==> flow/design.v <==
module VGA_Sync_Count #(
    parameter TOTAL_COLS = 800,
    parameter TOTAL_ROWS = 525
) (
    input clk_i,
    input rst_i,
    input Hsync_i,
    input Vsync_i,
    output reg Hsync_o,
    output reg Vsync_o,
    output reg [9:0] col_count_o,
    output reg [9:0] row_count_o
);
    wire frame_start_w;
    always@(posedge clk_i)
    begin
        if (rst_i)
        begin
            Vsync_o <= 1'b0;
            Hsync_o <= 1'b0;
        end
        else
        begin
            Vsync_o <= Vsync_i;
            Hsync_o <= Hsync_i;
        end
    end
    always @(posedge clk_i) 
    begin
        if (rst_i || frame_start_w == 1'b1)
        begin
            col_count_o <= 0;
            row_count_o <= 0;
        end
        else
        begin
            if (col_count_o == TOTAL_COLS - 1)
            begin
                if (row_count_o == TOTAL_ROWS - 1)
                begin
                    row_count_o <= 0;
                end
                else
                begin
                    row_count_o <= row_count_o + 1;
                end
                col_count_o <= 0;
            end
            else
            begin
                col_count_o <= col_count_o + 1;                
            end
        end
    end
    assign frame_start_w = (~Vsync_o & Vsync_i);
endmodule
module VGA_Sync_Pulse #(
    parameter TOTAL_COLS = 800, 
    parameter TOTAL_ROWS = 525, 
    parameter ACTIVE_COLS = 640, 
    parameter ACTIVE_ROWS = 480
) (
    input clk_i,
    input rst_i,
    output Hsync_o,
    output Vsync_o,
    output reg [9:0] col_count_o,
    output reg [9:0] row_count_o
);
    always@(posedge clk_i)
    begin
        if (rst_i)
        begin
            col_count_o <= 0;
            row_count_o <= 0;
        end
        else if (col_count_o == TOTAL_COLS - 1)
        begin
            col_count_o <= 0;
            if (row_count_o == TOTAL_ROWS - 1)
                row_count_o <= 0;
            else
                row_count_o <= row_count_o + 1;
        end
        else
            col_count_o <= col_count_o + 1;
    end
    assign Hsync_o = col_count_o < ACTIVE_COLS - 1 ? 1'b1 : 1'b0;
    assign Vsync_o = row_count_o < ACTIVE_ROWS - 1 ? 1'b1 : 1'b0;
endmodule 
module VGA_Sync_Porch #(
    parameter VIDEO_WIDTH = 3,
    parameter TOTAL_COLS = 3,
    parameter TOTAL_ROWS = 3,
    parameter ACTIVE_COLS = 2,
    parameter ACTIVE_ROWS = 2
) (
    input clk_i,
    input rst_i,
    input Hsync_i,
    input Vsync_i,
    input [VIDEO_WIDTH-1:0] red_video_i,
    input [VIDEO_WIDTH-1:0] grn_video_i,
    input [VIDEO_WIDTH-1:0] blu_video_i,
    output reg Hsync_o,
    output reg Vsync_o,
    output reg [VIDEO_WIDTH-1:0] red_video_o,
    output reg [VIDEO_WIDTH-1:0] grn_video_o,
    output reg [VIDEO_WIDTH-1:0] blu_video_o
);
    parameter FRONT_PORCH_HORIZ = 18;
    parameter BACK_PORCH_HORIZ = 50;
    parameter FRONT_PORCH_VERT = 10;
    parameter BACK_PORCH_VERT = 33;
    wire Hsync_w;
    wire Vsync_w;
    wire [9:0] col_count_w;
    wire [9:0] row_count_w;
    reg [VIDEO_WIDTH-1:0] red_video_r;
    reg [VIDEO_WIDTH-1:0] grn_video_r;
    reg [VIDEO_WIDTH-1:0] blu_video_r;
    VGA_Sync_Count #(.TOTAL_COLS(TOTAL_COLS),
                  .TOTAL_ROWS(TOTAL_ROWS)) VGA_Sync_Count_Inst 
    (
        .clk_i(clk_i),
        .rst_i(rst_i),
        .Hsync_i(Hsync_i),
        .Vsync_i(Vsync_i),
        .Hsync_o(Hsync_w),
        .Vsync_o(Vsync_w),
        .col_count_o(col_count_w),
        .row_count_o(row_count_w)
    );
    always @(posedge clk_i) 
    begin
        if (rst_i)
        begin
            Hsync_o <= 1'b0;
            Vsync_o <= 1'b0;
        end
        else
        begin
        if ((col_count_w < FRONT_PORCH_HORIZ + ACTIVE_COLS) || (col_count_w > TOTAL_COLS - BACK_PORCH_HORIZ - 1))
            Hsync_o <= 1'b1;
        else
            Hsync_o <= Hsync_w;
        if ((row_count_w < FRONT_PORCH_VERT + ACTIVE_ROWS) || (row_count_w > TOTAL_ROWS - BACK_PORCH_VERT - 1))
            Vsync_o <= 1'b1;
        else
            Vsync_o <= Vsync_w;
        end
    end
    always @(posedge clk_i) 
    begin
        if (rst_i)
        begin
            red_video_r <= 0;
            grn_video_r <= 0;
            blu_video_r <= 0;
            red_video_o <= 0;
            grn_video_o <= 0;
            blu_video_o <= 0;
        end
        else
        begin
        red_video_r <= red_video_i;
        grn_video_r <= grn_video_i;
        blu_video_r <= blu_video_i;
        red_video_o <= red_video_r;
        grn_video_o <= grn_video_r;
        blu_video_o <= blu_video_r;
        end
    end
endmodule
module Debounced_Switch #(parameter DEBOUNCE_LIMIT = 250000) (
    input clk_i,
    input rst_i, 
    input sw_i, 
    output sw_o 
);
    reg state_r;
    reg [$clog2(DEBOUNCE_LIMIT)-1:0] count_r;
    always @(posedge clk_i)
    begin
        if (rst_i)
            begin
                count_r <= 0;
                state_r <= 1'b0;
            end
        else if (sw_i != state_r && count_r < DEBOUNCE_LIMIT)
            count_r <= count_r + 1;  
        else if(count_r == DEBOUNCE_LIMIT)
            begin
                count_r <= 0;
                state_r <= sw_i;
            end
        else
            count_r <= 0;
   	end
    assign sw_o = state_r;
endmodule
module UART_RX #(parameter CLKS_PER_BIT = 217) (
    input clk_i,
    input rst_i,
    input rx_serial_i,
    output rx_dv_o,
    output [7:0] rx_byte_o
);
    parameter IDLE = 3'b000;
    parameter RX_START_BIT = 3'b001;
    parameter RX_DATA_BITS = 3'b010;
    parameter RX_STOP_BITS = 3'b011;
    parameter CLEANUP = 3'b100;
    reg [7:0] clk_count_r;
    reg [2:0] bit_index_r;
    reg [7:0] rx_byte_r;
    reg rx_dv_r;
    reg [2:0] state_r;
    always @(posedge clk_i) 
    begin
        if (rst_i)
        begin
            state_r <= IDLE;
            rx_dv_r <= 1'b0;
            clk_count_r <= 0;
            bit_index_r <= 0;
        end
        else
        case (state_r)
            IDLE : 
                begin
                    rx_dv_r <= 1'b0;
                    clk_count_r <= 0;
                    bit_index_r <= 0;
                    if (rx_serial_i == 1'b0)
                        state_r <= RX_START_BIT;
                    else
                        state_r <= IDLE;
                end
            RX_START_BIT :
                begin
                    if (clk_count_r == (CLKS_PER_BIT - 1) / 2)
                    begin
                        if (rx_serial_i == 1'b0)
                        begin
                            clk_count_r <= 0;
                            state_r <= RX_DATA_BITS;
                        end
                        else
                            state_r <= IDLE;
                    end
                    else
                    begin
                        clk_count_r <= clk_count_r + 1;
                        state_r <= RX_START_BIT;
                    end
                end
            RX_DATA_BITS :
                begin
                    if (clk_count_r < CLKS_PER_BIT - 1)
                    begin
                        clk_count_r <= clk_count_r + 1;
                        state_r <= RX_DATA_BITS;
                    end
                    else
                    begin
                        clk_count_r <= 0;
                        rx_byte_r[bit_index_r] <= rx_serial_i;
                        if (bit_index_r < 7)
                        begin
                            bit_index_r <= bit_index_r + 1;
                            state_r <= RX_DATA_BITS;
                        end
                        else
                        begin
                            bit_index_r <= 0;
                            state_r <= RX_STOP_BITS;
                        end
                    end
                end
            RX_STOP_BITS :
                begin
                    if (clk_count_r < CLKS_PER_BIT - 1)
                    begin
                        clk_count_r <= clk_count_r + 1;
                        state_r <= RX_STOP_BITS;
                    end           
                    else
                    begin
                        rx_dv_r <= 1'b1;
                        clk_count_r <= 0;
                        state_r <= CLEANUP;
                    end
                end
            CLEANUP :
                begin
                    state_r <= IDLE;
                    rx_dv_r <= 1'b0;
                end
            default: 
                state_r <= IDLE;
        endcase
    end
    assign rx_dv_o = rx_dv_r;
    assign rx_byte_o = rx_byte_r;
endmodule
module Pong_Paddle_Ctl #(
    parameter PLAYER_PADDLE_X = 0,
    parameter PADDLE_HEIGHT = 6,
    parameter GAME_HEIGHT = 30 
) (
        input clk_i,
        input rst_i,
        input [5:0] col_count_div_i,
        input [5:0] row_count_div_i,
        input Paddle_Up_i,
        input Paddle_Down_i,
        output reg Draw_Paddle_o,
        output reg [5:0] Paddle_Y_o 
);
    parameter PADDLE_SPEED = 1250000;  
    reg [31:0] Paddle_Count_r;
    wire Paddle_Count_en;
    assign Paddle_Count_en = Paddle_Up_i ^ Paddle_Down_i;
    always @(posedge clk_i) 
    begin
        if (rst_i)
        begin
            Paddle_Count_r <= 0;
            Paddle_Y_o <= (GAME_HEIGHT - PADDLE_HEIGHT) / 2;
        end
        else
        begin
        if (Paddle_Count_en == 1'b1)
        begin
            if (Paddle_Count_r == PADDLE_SPEED)
                Paddle_Count_r <= 0;
            else
                Paddle_Count_r <= Paddle_Count_r + 1;
        end
        if (Paddle_Up_i == 1'b1 && Paddle_Count_r == PADDLE_SPEED && Paddle_Y_o !== 0)
            Paddle_Y_o <= Paddle_Y_o - 1;
        else if (Paddle_Down_i == 1'b1 && Paddle_Count_r == PADDLE_SPEED && Paddle_Y_o !== GAME_HEIGHT - PADDLE_HEIGHT - 1)
            Paddle_Y_o <= Paddle_Y_o + 1;
        end
    end
    always @(posedge clk_i) 
    begin
        if (rst_i)
            Draw_Paddle_o <= 1'b0;
        else if (col_count_div_i == PLAYER_PADDLE_X && row_count_div_i >= Paddle_Y_o && row_count_div_i <= Paddle_Y_o + PADDLE_HEIGHT)
            Draw_Paddle_o <= 1'b1;
        else
            Draw_Paddle_o <= 1'b0;
    end
endmodule
module Pong_Ball_Ctl #(
    parameter GAME_WIDTH = 40,
    parameter GAME_HEIGHT = 30 
) (
    input clk_i,
    input rst_i,
    input Game_Active_i,
    input [5:0] col_count_div_i,
    input [5:0] row_count_div_i,
    output reg Draw_Ball_o,
    output reg [5:0] Ball_X_o,
    output reg [5:0] Ball_Y_o 
);
    parameter BALL_SPEED = 1250000;
    reg [5:0] Ball_X_prev_r;
    reg [5:0] Ball_Y_prev_r;
    reg [31:0] Ball_Count_r;
    always @(posedge clk_i) 
    begin
        if (rst_i)
        begin
            Ball_X_o <= GAME_WIDTH / 2;
            Ball_Y_o <= GAME_HEIGHT / 2;
            Ball_X_prev_r <= (GAME_WIDTH / 2) + 1;
            Ball_Y_prev_r <= (GAME_HEIGHT / 2) + 1;
            Ball_Count_r <= 0;
        end
        else if (Game_Active_i == 1'b0)
        begin
            Ball_X_o <= GAME_WIDTH / 2;
            Ball_Y_o <= GAME_HEIGHT / 2;
            Ball_X_prev_r <= (GAME_WIDTH / 2) + 1;
            Ball_Y_prev_r <= (GAME_HEIGHT / 2) + 1;
        end
        else
        begin
            if (Ball_Count_r < BALL_SPEED)
                Ball_Count_r <= Ball_Count_r + 1;
            else
            begin
                Ball_Count_r <= 0;
                Ball_X_prev_r <= Ball_X_o;
                Ball_Y_prev_r <= Ball_Y_o;
                if ((Ball_X_prev_r < Ball_X_o && Ball_X_o == GAME_WIDTH-1) || (Ball_X_prev_r > Ball_X_o && Ball_X_o != 0))
                    Ball_X_o <= Ball_X_o - 1;  
                else 
                    Ball_X_o <= Ball_X_o + 1;  
                if ((Ball_Y_prev_r < Ball_Y_o && Ball_Y_o == GAME_HEIGHT-1) || (Ball_Y_prev_r > Ball_Y_o && Ball_Y_o != 0))
                    Ball_Y_o <= Ball_Y_o - 1;  
                else 
                    Ball_Y_o <= Ball_Y_o + 1;  
            end
        end
    end
    always @(posedge clk_i) 
    begin
        if (rst_i)
            Draw_Ball_o <= 1'b0;
        else if (col_count_div_i == Ball_X_o && row_count_div_i == Ball_Y_o)
            Draw_Ball_o <= 1'b1;
        else
            Draw_Ball_o <= 1'b0;
    end
endmodule
module Pong_Top #(
    parameter TOTAL_COLS = 800, 
    parameter TOTAL_ROWS = 525, 
    parameter ACTIVE_COLS = 640, 
    parameter ACTIVE_ROWS = 480
) (
    input clk_i,
    input rst_i,
    input Hsync_i,
    input Vsync_i,
    input Game_Start_i, 
    input Paddle_Up_P1_i,
    input Paddle_Down_P1_i,
    input Paddle_Up_P2_i,
    input Paddle_Down_P2_i,
    output reg Hsync_o,
    output reg Vsync_o,
    output [2:0] Red_Video_o,
    output [2:0] Grn_Video_o,
    output [2:0] Blu_Video_o
);
    parameter GAME_WIDTH = 40;
    parameter GAME_HEIGHT = 30;
    parameter SCORE_LIMIT = 9;
    parameter PADDLE_HEIGHT = 6;
    parameter PADDLE_COL_P1 = 0;
    parameter PADDLE_COL_P2 = GAME_WIDTH - 1;  
    parameter IDLE = 3'b000;
    parameter RUNNING = 3'b001;
    parameter P1_Wins = 3'b010;
    parameter P2_Wins = 3'b011;
    parameter CLEANUP = 3'b100;
    reg [2:0] state_r;
    wire Hsync_w, Vsync_w;
    wire [9:0] col_count_w, row_count_w;
    wire Draw_Paddle_P1_w, Draw_Paddle_P2_w; 
    wire [5:0] Paddle_Y_P1_w, Paddle_Y_P2_w;
    wire Draw_Ball_w, Draw_Any_w;
    wire [5:0] Ball_X_w, Ball_Y_w;
    reg [3:0] P1_Score_r;
    reg [3:0] P2_Score_r;
    wire [5:0] col_count_div_w, row_count_div_w;
    VGA_Sync_Count #(.TOTAL_COLS(TOTAL_COLS),
                  .TOTAL_ROWS(TOTAL_ROWS)) VGA_Sync_Count_Inst 
    (
        .clk_i(clk_i),
        .rst_i(rst_i),
        .Hsync_i(Hsync_i),
        .Vsync_i(Vsync_i),
        .Hsync_o(Hsync_w),
        .Vsync_o(Vsync_w),
        .col_count_o(col_count_w),
        .row_count_o(row_count_w)
    );
    always @(posedge clk_i) 
    begin
        if (rst_i)
        begin
            Hsync_o <= 1'b0;
            Vsync_o <= 1'b0;
        end
        else
        begin
            Hsync_o <= Hsync_w;
            Vsync_o <= Vsync_w;
        end
    end
    assign col_count_div_w = col_count_w[9:4];
    assign row_count_div_w = row_count_w[9:4];
    Pong_Paddle_Ctl #(
        .PLAYER_PADDLE_X(PADDLE_COL_P1),
        .GAME_HEIGHT(GAME_HEIGHT)
    ) P1_Inst (
        .clk_i(clk_i),
        .rst_i(rst_i),
        .col_count_div_i(col_count_div_w),
        .row_count_div_i(row_count_div_w),
        .Paddle_Up_i(Paddle_Up_P1_i),
        .Paddle_Down_i(Paddle_Down_P1_i),
        .Draw_Paddle_o(Draw_Paddle_P1_w),
        .Paddle_Y_o(Paddle_Y_P1_w) 
    );
    Pong_Paddle_Ctl #(
        .PLAYER_PADDLE_X(PADDLE_COL_P2),
        .GAME_HEIGHT(GAME_HEIGHT)
        ) P2_Inst (
        .clk_i(clk_i),
        .rst_i(rst_i),
        .col_count_div_i(col_count_div_w),
        .row_count_div_i(row_count_div_w),
        .Paddle_Up_i(Paddle_Up_P2_i),
        .Paddle_Down_i(Paddle_Down_P2_i),
        .Draw_Paddle_o(Draw_Paddle_P2_w),
        .Paddle_Y_o(Paddle_Y_P2_w) 
    );
    wire Game_Active_w;
    Pong_Ball_Ctl Ball_Inst (
        .clk_i(clk_i),
        .rst_i(rst_i),
        .Game_Active_i(Game_Active_w),
        .col_count_div_i(col_count_div_w),
        .row_count_div_i(row_count_div_w),
        .Draw_Ball_o(Draw_Ball_w),
        .Ball_X_o(Ball_X_w),
        .Ball_Y_o(Ball_Y_w) 
    );
    always @(posedge clk_i) 
    begin
        if (rst_i)
        begin
            state_r <= IDLE;
            P1_Score_r <= 0;
            P2_Score_r <= 0;
        end
        else
        case (state_r)
            IDLE : 
            begin
                if (Game_Start_i == 1'b1)
                    state_r <= RUNNING;
            end
            RUNNING : 
            begin
                if (Ball_X_w == 0 && (Ball_Y_w < Paddle_Y_P1_w || Ball_Y_w > Paddle_Y_P1_w + PADDLE_HEIGHT))
                    state_r <= P2_Wins;
                else if (Ball_X_w == GAME_WIDTH-1 && (Ball_Y_w < Paddle_Y_P2_w || Ball_Y_w > Paddle_Y_P2_w + PADDLE_HEIGHT))
                    state_r <= P1_Wins;
            end
            P1_Wins : 
            begin
                if (P1_Score_r == SCORE_LIMIT - 1)
                    P1_Score_r <= 0;
                else
                begin
                    P1_Score_r <= P1_Score_r + 1;
                    state_r <= CLEANUP;
                end
            end
            P2_Wins : 
            begin
                if (P2_Score_r == SCORE_LIMIT - 1)
                    P2_Score_r <= 0;
                else
                begin
                    P2_Score_r <= P2_Score_r + 1;
                    state_r <= CLEANUP;
                end
            end
            CLEANUP :
                state_r <= IDLE;
        endcase
    end
    assign Game_Active_w = (state_r == RUNNING) ? 1'b1 : 1'b0;
    assign Draw_Any_w = Draw_Ball_w | Draw_Paddle_P1_w | Draw_Paddle_P2_w;
    assign Red_Video_o = Draw_Any_w ? 4'b1111 : 4'b0000;
    assign Grn_Video_o = Draw_Any_w ? 4'b1111 : 4'b0000;
    assign Blu_Video_o = Draw_Any_w ? 4'b1111 : 4'b0000;
endmodule
module Classic_Pong_Top (
    input clk_i,
    input rst_i,
    input UART_RX_i,
    input sw1_i,
    input sw2_i,
    input sw3_i,
    input sw4_i,
    output VGA_Hsync_o,
    output VGA_Vsync_o,
    output VGA_Red_0_o,
    output VGA_Red_1_o,
    output VGA_Red_2_o,
    output VGA_Grn_0_o,
    output VGA_Grn_1_o,
    output VGA_Grn_2_o,
    output VGA_Blu_0_o,
    output VGA_Blu_1_o,
    output VGA_Blu_2_o
);
    parameter CLKS_PER_BIT = 217;
    parameter VIDEO_WIDTH = 3;  
    parameter TOTAL_COLS = 800;
    parameter TOTAL_ROWS = 525;
    parameter ACTIVE_COLS = 640;
    parameter ACTIVE_ROWS = 480;
    wire [VIDEO_WIDTH-1:0] Red_Video_Pong_w, Red_Video_Porch_w;
    wire [VIDEO_WIDTH-1:0] Grn_Video_Pong_w, Grn_Video_Porch_w;
    wire [VIDEO_WIDTH-1:0] Blu_Video_Pong_w, Blu_Video_Porch_w;
    wire rx_dv_w;
    UART_RX #(.CLKS_PER_BIT(CLKS_PER_BIT)) UART_RX_Inst
    (
        .clk_i(clk_i),
        .rst_i(rst_i),
        .rx_serial_i(UART_RX_i),
        .rx_dv_o(rx_dv_w),
        .rx_byte_o()
    );
    wire Hsync_w, Vsync_w;
    VGA_Sync_Pulse #( 
        .TOTAL_COLS(TOTAL_COLS),
        .TOTAL_ROWS(TOTAL_ROWS),
        .ACTIVE_COLS(ACTIVE_COLS),
        .ACTIVE_ROWS(ACTIVE_ROWS) 
    ) VGA_Sync_Inst (
        .clk_i(clk_i),
        .rst_i(rst_i),
        .Hsync_o(Hsync_w),
        .Vsync_o(Vsync_w),
        .col_count_o(),
        .row_count_o()
    );
    wire sw1_w, sw2_w, sw3_w, sw4_w;
    Debounced_Switch sw_1 (
        .clk_i(clk_i),
        .rst_i(rst_i),
        .sw_i(sw1_i),
        .sw_o(sw1_w)
    );
    Debounced_Switch sw_2 (
        .clk_i(clk_i),
        .rst_i(rst_i),
        .sw_i(sw2_i),
        .sw_o(sw2_w)
    );
    Debounced_Switch sw_3 (
        .clk_i(clk_i),
        .rst_i(rst_i),
        .sw_i(sw3_i),
        .sw_o(sw3_w)
    );
    Debounced_Switch sw_4 (
        .clk_i(clk_i),
        .rst_i(rst_i),
        .sw_i(sw4_i),
        .sw_o(sw4_w)
    );
    wire Hsync_Pong_w, Vsync_Pong_w;
    Pong_Top #( 
        .TOTAL_COLS(TOTAL_COLS),
        .TOTAL_ROWS(TOTAL_ROWS),
        .ACTIVE_COLS(ACTIVE_COLS),
        .ACTIVE_ROWS(ACTIVE_ROWS) ) 
    Pong_Top_Inst (
        .clk_i(clk_i),
        .rst_i(rst_i),
        .Hsync_i(Hsync_w),
        .Vsync_i(Vsync_w),
        .Game_Start_i(rx_dv_w),
        .Paddle_Up_P1_i(sw1_w),
        .Paddle_Down_P1_i(sw2_w),
        .Paddle_Up_P2_i(sw3_w),
        .Paddle_Down_P2_i(sw4_w),
        .Hsync_o(Hsync_Pong_w),
        .Vsync_o(Vsync_Pong_w),
        .Red_Video_o(Red_Video_Pong_w),
        .Grn_Video_o(Grn_Video_Pong_w),
        .Blu_Video_o(Blu_Video_Pong_w)
    );
    wire Hsync_porch_w, Vsync_porch_w;
    VGA_Sync_Porch #(
        .VIDEO_WIDTH(VIDEO_WIDTH),   
        .TOTAL_COLS(TOTAL_COLS),
        .TOTAL_ROWS(TOTAL_ROWS),
        .ACTIVE_COLS(ACTIVE_COLS),
        .ACTIVE_ROWS(ACTIVE_ROWS)
    ) VGA_Sync_Porch_Inst (
        .clk_i(clk_i),
        .rst_i(rst_i),
        .Hsync_i(Hsync_Pong_w),
        .Vsync_i(Vsync_Pong_w),
        .red_video_i(Red_Video_Pong_w),
        .grn_video_i(Grn_Video_Pong_w),
        .blu_video_i(Blu_Video_Pong_w),
        .Hsync_o(Hsync_porch_w),
        .Vsync_o(Vsync_porch_w),
        .red_video_o(Red_Video_Porch_w),
        .grn_video_o(Grn_Video_Porch_w),
        .blu_video_o(Blu_Video_Porch_w)
    );
    assign VGA_Hsync_o = Hsync_porch_w;
    assign VGA_Vsync_o = Vsync_porch_w;
    assign { VGA_Red_2_o, VGA_Red_1_o, VGA_Red_0_o } = Red_Video_Porch_w; 
    assign { VGA_Grn_2_o, VGA_Grn_1_o, VGA_Grn_0_o } = Grn_Video_Porch_w; 
    assign { VGA_Blu_2_o, VGA_Blu_1_o, VGA_Blu_0_o } = Blu_Video_Porch_w; 
endmodule
Ticket comment

From RTL to reports: Classic_Pong_Top
Tool output for the design above before and after an edit, in the order of the flow.
Lines under "orig" count in the file above, lines under "edited" in the edited file.
"delta" is "edited" less "orig", of the values as shown; "rel_change_pct" is that difference over "orig", in percent.
Library cell names are shortened.
{"block": "design", "top": "Classic_Pong_Top", "clock_port": "clk_i", "cell_library": "sky130hd", "pvt_corner": "tt_025C_1v80"}

Edit of the RTL
The edit as a unified diff against the file above.
The edit is scripted: it alters the design's behaviour and was not made to optimise anything.
begin of diff
@@ -440,5 +440,5 @@
     output [2:0] Blu_Video_o
 );
-    parameter GAME_WIDTH = 40;
+    parameter GAME_WIDTH = 60;
     parameter GAME_HEIGHT = 30;
     parameter SCORE_LIMIT = 9;
end of diff

Word level
Yosys after proc, flatten, opt, wreduce and memory -nomap, before mapping. Memory bits, and registers merged into a memory's read port (data or address), are not among the register bits. Print and check cells are not counted. Equal cells are merged and count once.
{"block": "bits", "element": "reg_bits", "orig": 311, "edited": 311, "delta": 0, "rel_change_pct": 0.00}
{"block": "bits", "element": "latchBits", "orig": 0, "edited": 0, "delta": 0}
{"block": "bits", "element": "mem_bits_rw", "orig": 0, "edited": 0, "delta": 0}
{"block": "bits", "element": "mem_bits_ro", "orig": 0, "edited": 0, "delta": 0}
{"block": "bits", "element": "clocked_rd_ports_x_width", "orig": 0, "edited": 0, "delta": 0}
{"block": "bits", "element": "mem_count", "orig": 0, "edited": 0, "delta": 0}
{"block": "bits", "element": "input_bits", "orig": 7, "edited": 7, "delta": 0, "rel_change_pct": 0.00}
{"block": "bits", "element": "output_inout_bits", "orig": 11, "edited": 11, "delta": 0, "rel_change_pct": 0.00}
{"block": "bits", "element": "word_cells", "orig": 257, "edited": 258, "delta": 1, "rel_change_pct": 0.39}
{"block": "classes", "element": "n_addsub", "orig": 27, "edited": 27, "delta": 0, "rel_change_pct": 0.00}
{"block": "classes", "element": "multipliers", "orig": 0, "edited": 0, "delta": 0}
{"block": "classes", "element": "n_div", "orig": 0, "edited": 0, "delta": 0}
{"block": "classes", "element": "compare", "orig": 25, "edited": 25, "delta": 0, "rel_change_pct": 0.00}
{"block": "classes", "element": "equal", "orig": 43, "edited": 44, "delta": 1, "rel_change_pct": 2.33}
{"block": "classes", "element": "n_shift", "orig": 0, "edited": 0, "delta": 0}
{"block": "classes", "element": "muxes", "orig": 45, "edited": 45, "delta": 0, "rel_change_pct": 0.00}
{"block": "classes", "element": "n_logic", "orig": 13, "edited": 13, "delta": 0, "rel_change_pct": 0.00}
{"block": "classes", "element": "n_reduce_logical", "orig": 61, "edited": 61, "delta": 0, "rel_change_pct": 0.00}
{"block": "ops", "operator": "6-bit == test (second input constant)", "orig": 2, "edited": 3, "delta": 1, "rel_change_pct": 50.00}
Unchanged operator kinds not shown: 66.

Longest topological paths
Longest topological path by Yosys (ltp), each cell counted once; first at word level (registers and memories cut), then after technology mapping (sequential cells cut; the memories' decode and read muxes count).
{"block": "depth", "element": "ltp_word", "orig": 7, "edited": 7, "delta": 0, "rel_change_pct": 0.00}
{"block": "depth", "element": "abc_area", "orig": "0", "edited": "0"}
{"block": "depth", "element": "mapped_depth", "orig": 15, "edited": 14, "delta": -1, "rel_change_pct": -6.67}
{"block": "depth", "element": "ltp_nobuf", "orig": 14, "edited": 13, "delta": -1, "rel_change_pct": -7.14}

Synthesis result
The flow's flattened synthesis, as Yosys stat reports it; memories are mapped. The netlist is that of the ABC_AREA named above (0 if unset); the other value can give another one.
{"block": "by_type", "cell_type": "nand2_1", "orig": 125, "edited": 147, "delta": 22, "rel_change_pct": 17.60}
{"block": "by_type", "cell_type": "o21ai_0", "orig": 48, "edited": 33, "delta": -15, "rel_change_pct": -31.25}
{"block": "by_type", "cell_type": "and3_1", "orig": 30, "edited": 45, "delta": 15, "rel_change_pct": 50.00}
{"block": "by_type", "cell_type": "inv_1", "orig": 76, "edited": 89, "delta": 13, "rel_change_pct": 17.11}
{"block": "by_type", "cell_type": "nor2_1", "orig": 314, "edited": 326, "delta": 12, "rel_change_pct": 3.82}
{"block": "by_type", "cell_type": "nand3_1", "orig": 92, "edited": 83, "delta": -9, "rel_change_pct": -9.78}
{"block": "by_type", "cell_type": "and4_1", "orig": 25, "edited": 16, "delta": -9, "rel_change_pct": -36.00}
{"block": "by_type", "cell_type": "and2_1", "orig": 18, "edited": 9, "delta": -9, "rel_change_pct": -50.00}
{"block": "by_type", "cell_type": "nor3_1", "orig": 33, "edited": 41, "delta": 8, "rel_change_pct": 24.24}
{"block": "by_type", "cell_type": "mux2i_1", "orig": 20, "edited": 12, "delta": -8, "rel_change_pct": -40.00}
{"block": "by_type", "cell_type": "o21bai_1", "orig": 12, "edited": 5, "delta": -7, "rel_change_pct": -58.33}
{"block": "by_type", "cell_type": "a21oi_1", "orig": 57, "edited": 63, "delta": 6, "rel_change_pct": 10.53}
{"block": "by_type", "cell_type": "nand4_1", "orig": 65, "edited": 70, "delta": 5, "rel_change_pct": 7.69}
{"block": "by_type", "cell_type": "clkbuf_1", "orig": 38, "edited": 33, "delta": -5, "rel_change_pct": -13.16}
{"block": "by_type", "cell_type": "a41oi_1", "orig": 7, "edited": 2, "delta": -5, "rel_change_pct": -71.43}
{"block": "by_type", "cell_type": "a211o_1", "orig": 3, "edited": 8, "delta": 5, "rel_change_pct": 166.67}
{"block": "by_type", "cell_type": "xnor2_1", "orig": 93, "edited": 97, "delta": 4, "rel_change_pct": 4.30}
{"block": "by_type", "cell_type": "nor2b_1", "orig": 15, "edited": 11, "delta": -4, "rel_change_pct": -26.67}
Unchanged cell types not shown: 13.
Not every row of either side is listed.
{"block": "mapped", "element": "cell_count", "orig": 1856, "edited": 1881, "delta": 25, "rel_change_pct": 1.35}
{"block": "mapped", "element": "synth_area_um2", "orig": 16019.1, "edited": 16049.1, "delta": 30.0, "rel_change_pct": 0.19}
{"block": "mapped", "element": "seq_area_um2", "orig": 6226.0, "edited": 6226.0, "delta": 0.0, "rel_change_pct": 0.00}
{"block": "mapped", "element": "ffs", "orig": 311, "edited": 311, "delta": 0, "rel_change_pct": 0.00}
{"block": "mapped", "element": "buf_cells", "orig": 56, "edited": 57, "delta": 1, "rel_change_pct": 1.79}
By module: a second synthesis without flattening, with its own total; a netlist apart from the flattened one above.
{"block": "hier_totals", "element": "cells_unflattened", "orig": 2047, "edited": 2038, "delta": -9, "rel_change_pct": -0.44}
{"block": "hier_totals", "element": "hier_area_um2", "orig": 17942.2, "edited": 17912.2, "delta": -30.0, "rel_change_pct": -0.17}
Each row is one instance without its submodules.
{"block": "modules_orig", "mod": "Debounced_Switch", "n_inst": 4, "cells": 105, "area_um2": 923.4, "seq_area_um2": 380.4}
{"block": "modules_orig", "mod": "Pong_Ball_Ctl", "n_inst": 1, "cells": 369, "area_um2": 3174.3, "seq_area_um2": 1141.1}
{"block": "modules_orig", "mod": "Pong_Paddle_Ctl", "n_inst": 1, "cells": 284, "area_um2": 2367.3, "seq_area_um2": 780.7}
{"block": "modules_orig", "mod": "Pong_Paddle_Ctl", "n_inst": 1, "cells": 276, "area_um2": 2316.0, "seq_area_um2": 780.7}
{"block": "modules_orig", "mod": "VGA_Sync_Count", "n_inst": 2, "cells": 112, "area_um2": 1021.0, "seq_area_um2": 440.4}
{"block": "modules_orig", "mod": "Pong_Top", "n_inst": 1, "cells": 165, "area_um2": 1405.1, "seq_area_um2": 300.3}
{"block": "modules_orig", "mod": "UART_RX #(CLKS_PER_BIT=217)", "n_inst": 1, "cells": 148, "area_um2": 1345.0, "seq_area_um2": 580.6}
{"block": "modules_orig", "mod": "VGA_Sync_Pulse", "n_inst": 1, "cells": 110, "area_um2": 988.4, "seq_area_um2": 400.4}
{"block": "modules_orig", "mod": "VGA_Sync_Porch", "n_inst": 1, "cells": 51, "area_um2": 610.6, "seq_area_um2": 400.4}
{"block": "modules_orig", "mod": "Classic_Pong_Top", "n_inst": 1, "cells": 0, "area_um2": 0.0, "seq_area_um2": 0.0}
{"block": "modules_edited", "mod": "Debounced_Switch", "n_inst": 4, "cells": 105, "area_um2": 923.4, "seq_area_um2": 380.4}
{"block": "modules_edited", "mod": "Pong_Ball_Ctl", "n_inst": 1, "cells": 369, "area_um2": 3174.3, "seq_area_um2": 1141.1}
{"block": "modules_edited", "mod": "Pong_Paddle_Ctl", "n_inst": 1, "cells": 277, "area_um2": 2317.2, "seq_area_um2": 780.7}
{"block": "modules_edited", "mod": "Pong_Paddle_Ctl", "n_inst": 1, "cells": 276, "area_um2": 2316.0, "seq_area_um2": 780.7}
{"block": "modules_edited", "mod": "VGA_Sync_Count", "n_inst": 2, "cells": 112, "area_um2": 1021.0, "seq_area_um2": 440.4}
{"block": "modules_edited", "mod": "Pong_Top", "n_inst": 1, "cells": 163, "area_um2": 1425.1, "seq_area_um2": 300.3}
{"block": "modules_edited", "mod": "UART_RX #(CLKS_PER_BIT=217)", "n_inst": 1, "cells": 148, "area_um2": 1345.0, "seq_area_um2": 580.6}
{"block": "modules_edited", "mod": "VGA_Sync_Pulse", "n_inst": 1, "cells": 110, "area_um2": 988.4, "seq_area_um2": 400.4}
{"block": "modules_edited", "mod": "VGA_Sync_Porch", "n_inst": 1, "cells": 51, "area_um2": 610.6, "seq_area_um2": 400.4}
{"block": "modules_edited", "mod": "Classic_Pong_Top", "n_inst": 1, "cells": 0, "area_um2": 0.0, "seq_area_um2": 0.0}

Path before layout
OpenSTA on the mapped netlist: ideal clock, no wires. The path of least setup slack (recovery checks aside). Input and output delay are each 20% of the period. Register names are those of the netlist, which keeps one name where synthesis merged equal registers.
{"block": "synth_timing", "element": "path_kind", "orig": "input to register", "edited": "input to register"}
{"block": "synth_timing", "element": "start", "orig": "input port rst_i", "edited": "input port rst_i"}
{"block": "synth_timing", "element": "end", "orig": "register sw_1.count_r[10]", "edited": "register Pong_Top_Inst.Ball_Inst.Ball_Y_o[5]"}
{"block": "synth_timing", "element": "period_ns", "orig": 40.0, "edited": 40.0, "delta": 0.0, "rel_change_pct": 0.00}
{"block": "synth_timing", "element": "input_delay_ns", "orig": 8.000, "edited": 8.000, "delta": 0.000, "rel_change_pct": 0.00}
{"block": "synth_timing", "element": "setup_time_ns", "orig": 0.128, "edited": 0.146, "delta": 0.018}
{"block": "synth_timing", "element": "t_first_pin_ns", "orig": 8.000, "edited": 8.000, "delta": 0.000, "rel_change_pct": 0.00}
{"block": "synth_timing", "element": "arrival_time_ns", "orig": 8.932, "edited": 9.173, "delta": 0.241, "rel_change_pct": 2.70}
{"block": "synth_timing", "element": "required_time_ns", "orig": 39.872, "edited": 39.854, "delta": -0.018, "rel_change_pct": -0.05}
{"block": "synth_timing", "element": "path_slack_ns", "orig": 30.940, "edited": 30.681, "delta": -0.259}
{"block": "synth_timing", "element": "path_delay_ns", "orig": 1.060, "edited": 1.319, "delta": 0.259, "rel_change_pct": 24.43}
{"block": "synth_timing", "element": "driving_pins", "orig": 5, "edited": 8, "delta": 3, "rel_change_pct": 60.00}
{"block": "synth_timing", "element": "n_path_buf", "orig": 2, "edited": 2, "delta": 0, "rel_change_pct": 0.00}
{"block": "synth_timing", "element": "period_less_setup_slack_ns", "orig": 9.06, "edited": 9.319, "delta": 0.259, "rel_change_pct": 2.86}
"path_delay_ns" is the arrival time less input delay plus setup time.
"driving_pins" counts driving pins, that of a launching flip-flop among them; a cell with two outputs on the path counts twice.
"period_less_setup_slack_ns" = period - worst setup slack (recovery checks aside). The figure is calculated, with input and output delays left at 20% of the set period.
Between the ends stands the longest chain of elaborated cells between them, by number of cells; it is not shown to be the way that was timed. Of several equally long chains one is given.
A line is the first line of the expression or statement that the cell stems from. Yosys adds cells for indexed reads and writes and turns some case tables into memories.
At most two assigning lines are given for a register; there are more.
{"block": "synth_between_orig", "path_cell_list": "clkbuf_1 > nor2_1 > o21ai_1 > clkbuf_1 > nor2_1", "elab_chain_len": 1, "cells_between": 1, "cone_lines": 0, "cone_classes": "reduce/logical: 1"}
{"block": "synth_rtl_orig", "element": "from (decl)", "line": 581, "rtl": "input rst_i,"}
{"block": "synth_rtl_orig", "element": "2-bit OR reduction"}
{"block": "synth_rtl_orig", "element": "to (assign)", "line": 187, "rtl": "count_r <= 0;"}
{"block": "synth_rtl_orig", "element": "to (assign)", "line": 191, "rtl": "count_r <= count_r + 1;"}
{"block": "synth_rtl_orig", "element": "to (decl)", "line": 182, "rtl": "reg [$clog2(DEBOUNCE_LIMIT)-1:0] count_r;"}
{"block": "synth_between_edited", "path_cell_list": "clkbuf_1 > nand2b_1 > clkbuf_1 > nor2_1 > o211ai_1 > a211oi_1 > a221oi_1 > o311ai_0", "elab_chain_len": 1, "cells_between": 1, "cone_lines": 0, "cone_classes": "reduce/logical: 1"}
{"block": "synth_rtl_edited", "element": "from (decl)", "line": 581, "rtl": "input rst_i,"}
{"block": "synth_rtl_edited", "element": "2-bit OR reduction"}
{"block": "synth_rtl_edited", "element": "to (assign)", "line": 379, "rtl": "Ball_Y_o <= GAME_HEIGHT / 2;"}
{"block": "synth_rtl_edited", "element": "to (assign)", "line": 387, "rtl": "Ball_Y_o <= GAME_HEIGHT / 2;"}
{"block": "synth_rtl_edited", "element": "to (decl)", "line": 368, "rtl": "output reg [5:0] Ball_Y_o"}

Path in the finished layout
From the final timing report of the runs of pair 1: the path of least setup slack in the routed layout; clock arrival at registers is part of the times.
{"block": "layout_timing", "element": "path_kind", "orig": "register to output", "edited": "register to output"}
{"block": "layout_timing", "element": "start", "orig": "register (no name shown)", "edited": "register (no name shown)"}
{"block": "layout_timing", "element": "end", "orig": "output port VGA_Grn_2_o", "edited": "output port VGA_Red_2_o"}
{"block": "layout_timing", "element": "period_ns", "orig": 40.0, "edited": 40.0, "delta": 0.0, "rel_change_pct": 0.00}
{"block": "layout_timing", "element": "output_delay_ns", "orig": 8.00, "edited": 8.00, "delta": 0.00, "rel_change_pct": 0.00}
{"block": "layout_timing", "element": "t_first_pin_ns", "orig": 0.52, "edited": 0.54, "delta": 0.02, "rel_change_pct": 3.85}
{"block": "layout_timing", "element": "arrival_time_ns", "orig": 1.55, "edited": 1.58, "delta": 0.03, "rel_change_pct": 1.94}
{"block": "layout_timing", "element": "required_time_ns", "orig": 32.00, "edited": 32.00, "delta": 0.00, "rel_change_pct": 0.00}
{"block": "layout_timing", "element": "path_slack_ns", "orig": 30.45, "edited": 30.42, "delta": -0.03}
{"block": "layout_timing", "element": "driving_pins", "orig": 2, "edited": 2, "delta": 0, "rel_change_pct": 0.00}
{"block": "layout_timing", "element": "n_path_buf", "orig": 1, "edited": 1, "delta": 0, "rel_change_pct": 0.00}
{"block": "layout_between_orig", "path_cell_list": "dfxtp_1 > clkdlybuf4s50_1"}
{"block": "layout_rtl_orig", "element": "to (decl)", "line": 594, "rtl": "output VGA_Grn_2_o,"}
orig: No chain of elaborated cells between the ends is given.
{"block": "layout_between_edited", "path_cell_list": "dfxtp_1 > clkdlybuf4s50_1"}
{"block": "layout_rtl_edited", "element": "to (decl)", "line": 591, "rtl": "output VGA_Red_2_o,"}
edited: No chain of elaborated cells between the ends is given.

Layout results
Runs of the flow (Yosys, OpenROAD) on both versions; the two runs of a pair have the same settings. The constraints put input and output delay at 20% of the set period each and load the outputs with 0.01 pF.
{"block": "flow_settings_pair_1", "CORE_UTILIZATION": 40, "PLACE_DENSITY": 0.6, "period_ns": 40.0, "CAP_MARGIN": 20, "CORE_MARGIN": 2, "SLEW_MARGIN": 20}
{"block": "measured_pair_1", "element": "synth_area_um2", "orig": 16019.1, "edited": 16049.1, "delta": 30.0, "rel_change_pct": 0.19}
{"block": "measured_pair_1", "element": "die_um2", "orig": 41665.0, "edited": 41740.5, "delta": 75.5, "rel_change_pct": 0.18}
{"block": "measured_pair_1", "element": "finish.utilization_pct", "orig": 45.2, "edited": 45.3, "delta": 0.1}
{"block": "measured_pair_1", "element": "fin_ws_ns", "orig": 30.453, "edited": 30.423, "delta": -0.030}
{"block": "measured_pair_1", "element": "clock_period_reached_ns", "orig": 9.547, "edited": 9.577, "delta": 0.030, "rel_change_pct": 0.31}
{"block": "flow_settings_pair_2", "CORE_MARGIN": 5, "CORE_UTILIZATION": 40, "GPL_TIMING_DRIVEN": 1, "MIN_ROUTING_LAYER": "met1", "PLACE_DENSITY_LB_ADDON": 0.27, "TNS_END_PERCENT": 5, "period_ns": 9.41, "CAP_MARGIN": 20, "SLEW_MARGIN": 20}
{"block": "measured_pair_2", "element": "synth_area_um2", "orig": 16019.1, "edited": 16049.1, "delta": 30.0, "rel_change_pct": 0.19}
{"block": "measured_pair_2", "element": "die_um2", "orig": 44150.4, "edited": 44228.2, "delta": 77.8, "rel_change_pct": 0.18}
{"block": "measured_pair_2", "element": "finish.utilization_pct", "orig": 45.1, "edited": 45.4, "delta": 0.3}
{"block": "measured_pair_2", "element": "fin_ws_ns", "orig": 5.733, "edited": 5.596, "delta": -0.137}
{"block": "measured_pair_2", "element": "clock_period_reached_ns", "orig": 3.677, "edited": 3.814, "delta": 0.137, "rel_change_pct": 3.73}
By "clock_period_reached_ns" is meant the clock period of the run minus its worst setup slack. This is arithmetic on one report: input and output delays are still those of the set period (20% each).
